==> flow/design.v <==
module MAC_Unit #(parameter WIDTH=32) (
    input logic clk,
    input logic reset,
    input  logic [WIDTH-1:0] a,
    input  logic [WIDTH-1:0] b,
    output logic [WIDTH*2-1:0] result
);
    logic [WIDTH-1:0] a_reg, b_reg;
    logic [WIDTH*2-1:0] mult_result;  
    always_ff@(posedge clk or posedge reset) begin
        if (reset) begin
            a_reg <= '0;
            b_reg <= '0;
            mult_result <= '0;
            result <= '0;
        end else begin
            a_reg <= a;
            b_reg <= b;
            mult_result <= a_reg * b_reg;  
            result <= mult_result + result;  
        end 
    end
endmodule
======== Step by step through the tools: MAC_Unit ========
Module MAC_Unit before and after one edit of its RTL, step after step.
"original" refers to lines of the RTL above, "edited" to lines of the edited file.
"change" is "edited" less "original", of the values as shown.
Operators: Yosys type, input widths -> output width; for muxes data width and select width s.
Library cell names are shortened.
Not given: n/a
design
  design top .............................. MAC_Unit
  clock input ............................. clk
  library ................................. sky130hd
  timing corner ........................... tt_025C_1v80

======== Diff ========
The edit as a unified diff against the file above.
This change comes from a script, not from a designer. No optimisation was intended, and the edited design may behave differently.
begin of diff
@@ -4,5 +4,5 @@
     input  logic [WIDTH-1:0] a,
     input  logic [WIDTH-1:0] b,
-    output logic [WIDTH*2-1:0] result
+    output logic [WIDTH*2-2:0] result
 );
     logic [WIDTH-1:0] a_reg, b_reg;
end of diff

======== Elaborated design ========
Yosys after proc, flatten, opt, wreduce and memory -nomap, before mapping. Enables and synchronous resets that opt folds into registers are not counted as muxes. Memory bits, and registers merged into a memory's read port (data or address), are not among the register bits. Print and check cells are not counted. Equal cells are merged and count once.
operators by class
  what                       original  edited  change
  add/subtract/negate cells  1         1       0
  multipliers                1         1       0
operator list
  cell            original  edited  change
  $add 64x64->64  1         0       -1
  $mul 32x32->64  1         0       -1
  $add 63x63->63  0         1       +1
  $mul 32x32->63  0         1       +1
word-level totals
  what                             original  edited  change
  register bits after elaboration  192       190     -2
  cells after elaboration          6         6       0
  input port bits                  66        66      0
  output and inout bits            64        63      -1

======== Logic depth ========
Longest topological path by Yosys (ltp), each cell counted once; first at word level (registers and memories cut), then after technology mapping (sequential cells cut; the memories' decode and read muxes count).
logic depth
  what                          original  edited  change
  word-level depth              1         1       0
  ABC_AREA                      0         0       n/a
  depth in mapped cells         30        28      -2
  depth with buffers taken out  28        27      -1

======== Mapped cells and area ========
The flow's flattened synthesis, as Yosys stat reports it; memories are mapped. The netlist is that of the ABC_AREA named above (0 if unset); the other value can give another one.
synthesis totals
  what                             original  edited    change
  buffer cells                     227       230       +3
  area of sequential cells (um2)   4,804.6   4,754.6   -50.0
  cell area after synthesis (um2)  41,962.7  41,634.9  -327.8
  standard cells after synthesis   4,432     4,415     -17
  flip-flop cells                  192       190       -2
cell types
  type      original  edited  change
  and2_1    637       594     -43
  nand2_1   500       538     +38
  inv_1     921       889     -32
  o21ai_1   25        1       -24
  o21ai_0   50        69      +19
  nand4_1   18        30      +12
  xor2_1    49        38      -11
  a31oi_1   21        12      -9
  o21bai_1  28        20      -8
  a311oi_1  0         8       +8
  ha_1      326       319     -7
  nand3_1   19        26      +7
  a21oi_1   131       137     +6
  nor3_1    14        20      +6
  nor2b_1   8         13      +5
  o211ai_1  5         10      +5
  nor2_1    63        67      +4
  o41ai_2   4         0       -4
Cell types equal on both sides are left out: 11.
Not every row of either side is listed.

======== Path before layout ========
OpenSTA on the mapped netlist: ideal clock, no wires. The path of least setup slack (recovery checks aside). Input and output delay are each 20% of the period. Register names are those of the netlist, which keeps one name where synthesis merged equal registers.
path after synthesis
  what                           original             edited               change
  path type                      reg2reg              reg2reg              n/a
  start point                    reg a_reg[20]        reg a_reg[27]        n/a
  end point                      reg mult_result[59]  reg mult_result[61]  n/a
  library setup time (ns)        0.125                0.069                -0.056
  data required time (ns)        8.875                8.931                +0.056
  slack (ns)                     1.784                1.684                -0.100
  path delay (ns)                7.216                7.316                +0.100
  time at the first pin (ns)     0.000                0.000                0.000
  buffers on the path            2                    2                    0
  period (ns)                    9.0                  9.0                  0.0
  data arrival time (ns)         7.091                7.247                +0.156
  stages on the path             27                   27                   0
  synthesis period reached (ns)  7.216                7.316                +0.100
"path delay" = arrival - input delay + setup time.
"stages on the path": output pins that drive a net of the path, with the launching flip-flop's if there is one; two outputs of one cell count as two.
"synthesis period reached" = period - worst setup slack (recovery checks aside). The figure is calculated, with input and output delays left at 20% of the set period.
Between the ends stands the longest chain of elaborated cells between them, by number of cells; it is not shown to be the way that was timed. Of several equally long chains one is given.
Each line given opens the expression or statement behind the cell; cells for indexed reads and writes are added by Yosys, which also makes memories of some case tables.
on the way, after synthesis, original
  path through ............................ dfrtp_1 clkbuf_1 and2_1 fa_1 fa_1 inv_1 fa_1 fa_1 inv_1 fa_1 fa_1 fa_1 inv_1 fa_1 inv_1 ha_1 buf_2 a21oi_1 o21ai_1 nor2_1 a21oi_1 o41ai_4 o41ai_2 a211oi_2 o21ai_1 a221oi_2 xnor2_1
  cells in the longest elaborated chain ... 1
  elaborated cells between the ends (all ways) .. 1
  RTL lines with such cells ............... 1
  those cells by class .................... 1 x mul
RTL lines, path after synthesis, original
  what            RTL line  RTL
  from (decl)     8         logic [WIDTH-1:0] a_reg, b_reg;
  from (assign)   12        a_reg <= '0;
  from (assign)   17        a_reg <= a;
  $mul 32x32->64  19        mult_result <= a_reg * b_reg;
  to (assign)     14        mult_result <= '0;
  to (assign)     19
  to (decl)       9         logic [WIDTH*2-1:0] mult_result;
on the way, after synthesis, edited
  path through ............................ dfrtp_1 clkbuf_1 nand2_1 fa_1 inv_1 fa_1 inv_1 fa_1 inv_1 fa_1 inv_1 fa_1 fa_1 fa_1 fa_1 inv_1 ha_1 clkbuf_1 nand4_1 nor2_1 and3_1 and2_1 a211oi_4 o31ai_4 a211oi_2 or4b_1 nand3_1
  cells in the longest elaborated chain ... 1
  elaborated cells between the ends (all ways) .. 1
  RTL lines with such cells ............... 1
  those cells by class .................... 1 x mul
RTL lines, path after synthesis, edited
  what            RTL line  RTL
  from (decl)     8         logic [WIDTH-1:0] a_reg, b_reg;
  from (assign)   12        a_reg <= '0;
  from (assign)   17        a_reg <= a;
  $mul 32x32->63  19        mult_result <= a_reg * b_reg;
  to (assign)     14        mult_result <= '0;
  to (assign)     19

======== Timing after layout ========
From the final timing report of each run of set A: the path of least setup slack in the routed layout; clock arrival at registers is part of the times.
path post-layout
  what                        original             edited               change
  path type                   reg2reg              reg2reg              n/a
  start point                 reg a_reg[10]        reg b_reg[8]         n/a
  end point                   reg mult_result[56]  reg mult_result[58]  n/a
  slack (ns)                  0.32                 0.46                 +0.14
  data required time (ns)     9.41                 9.43                 +0.02
  library setup time (ns)     0.11                 0.10                 -0.01
  data arrival time (ns)      9.09                 8.96                 -0.13
  stages on the path          27                   26                   -1
  time at the first pin (ns)  0.52                 0.53                 +0.01
  period (ns)                 9.0                  9.0                  0.0
  buffers on the path         1                    1                    0
Between the ends stands the longest chain of elaborated cells between them, by number of cells; it is not shown to be the way that was timed. Of several equally long chains one is given.
on the way, post-layout, original
  path through ............................ dfrtp_1 buf_4 nand2_1 fa_1 inv_1 fa_1 inv_1 fa_1 inv_1 fa_1 fa_1 fa_1 fa_1 inv_1 fa_1 inv_1 ha_1 a21oi_1 o21ai_1 a31oi_1 o31ai_1 nor3b_1 o31ai_2 nor4b_2 a31oi_1 o21bai_1 xor2_1
  cells in the longest elaborated chain ... 1
  elaborated cells between the ends (all ways) .. 1
  RTL lines with such cells ............... 1
  those cells by class .................... 1 x mul
RTL lines, path post-layout, original
  what            RTL line  RTL
  from (decl)     8         logic [WIDTH-1:0] a_reg, b_reg;
  from (assign)   12        a_reg <= '0;
  from (assign)   17        a_reg <= a;
  $mul 32x32->64  19        mult_result <= a_reg * b_reg;
  to (assign)     14        mult_result <= '0;
  to (assign)     19
  to (decl)       9         logic [WIDTH*2-1:0] mult_result;
on the way, post-layout, edited
  path through ............................ dfrtp_1 buf_4 nand2_1 fa_1 inv_1 fa_1 fa_1 inv_1 fa_1 inv_1 fa_1 inv_1 fa_1 inv_1 fa_1 fa_1 ha_1 o21a_1 o21ai_0 a211o_1 a21oi_1 nand4_1 o21ai_0 a211oi_2 o2111a_1 a311oi_1
  cells in the longest elaborated chain ... 1
  elaborated cells between the ends (all ways) .. 1
  RTL lines with such cells ............... 1
  those cells by class .................... 1 x mul
RTL lines, path post-layout, edited
  what            RTL line  RTL
  from (decl)     8         logic [WIDTH-1:0] a_reg, b_reg;
  from (assign)   13        b_reg <= '0;
  from (assign)   18        b_reg <= b;
  $mul 32x32->63  19        mult_result <= a_reg * b_reg;
  to (assign)     14        mult_result <= '0;
  to (assign)     19

======== Layout results ========
Runs of the flow (Yosys, OpenROAD) on both versions; the two runs of a pair have the same settings. The constraints put input and output delay at 20% of the set period each and load the outputs with 0.01 pF.
flow settings, set A
  CORE_UTILIZATION ........................ 40
  period_ns ............................... 9.0
  CAP_MARGIN .............................. 20
  CORE_MARGIN ............................. 2
  SLEW_MARGIN ............................. 20
measured results, set A
  what                                       original   edited     change
  die outline area (um2)                     107,515.0  106,684.0  -831.0
  setup slack of the worst path (ns)         0.320      0.464      +0.144
  post-layout utilization (%)                44.0       43.7       -0.3
  setup TNS (ns)                             0.000      0.000      0.000
  achieved clock period (ns)                 8.680      8.536      -0.144
  standard-cell area after routing (um2)     45,673.8   45,115.8   -558.0
  worst hold slack in the final report (ns)  0.478      0.472      -0.006
  synthesized cell area (um2)                41,962.7   41,634.9   -327.8
flow settings, set B
  ABC_AREA ................................ 0
  CAP_MARGIN .............................. 30
  CELL_PAD_IN_SITES_DETAIL_PLACEMENT ...... 0
  CORE_ASPECT_RATIO ....................... 0.58
  CORE_UTILIZATION ........................ 65
  CTS_CLUSTER_SIZE ........................ 63
  GPL_ROUTABILITY_DRIVEN .................. 0
  GPL_TIMING_DRIVEN ....................... 0
  MAX_ROUTING_LAYER ....................... met4
  MIN_ROUTING_LAYER ....................... met1
  PLACE_DENSITY_LB_ADDON .................. 0.04
  TNS_END_PERCENT ......................... 40
  period_ns ............................... 12.6
  CORE_MARGIN ............................. 2
  SLEW_MARGIN ............................. 20
measured results, set B
  what                                       original  edited    change
  die outline area (um2)                     66,682.6  66,169.3  -513.3
  setup slack of the worst path (ns)         3.344     3.263     -0.081
  post-layout utilization (%)                71.7      71.5      -0.2
  setup TNS (ns)                             0.000     0.000     0.000
  achieved clock period (ns)                 9.256     9.337     +0.081
  standard-cell area after routing (um2)     45,462.4  45,153.3  -309.1
  worst hold slack in the final report (ns)  0.485     0.479     -0.006
  synthesized cell area (um2)                41,962.7  41,634.9  -327.8
"achieved clock period": clock period set for the run, less the worst setup slack. It is reckoned from that one timing run; input and output delays stay at 20% of the period that was set.
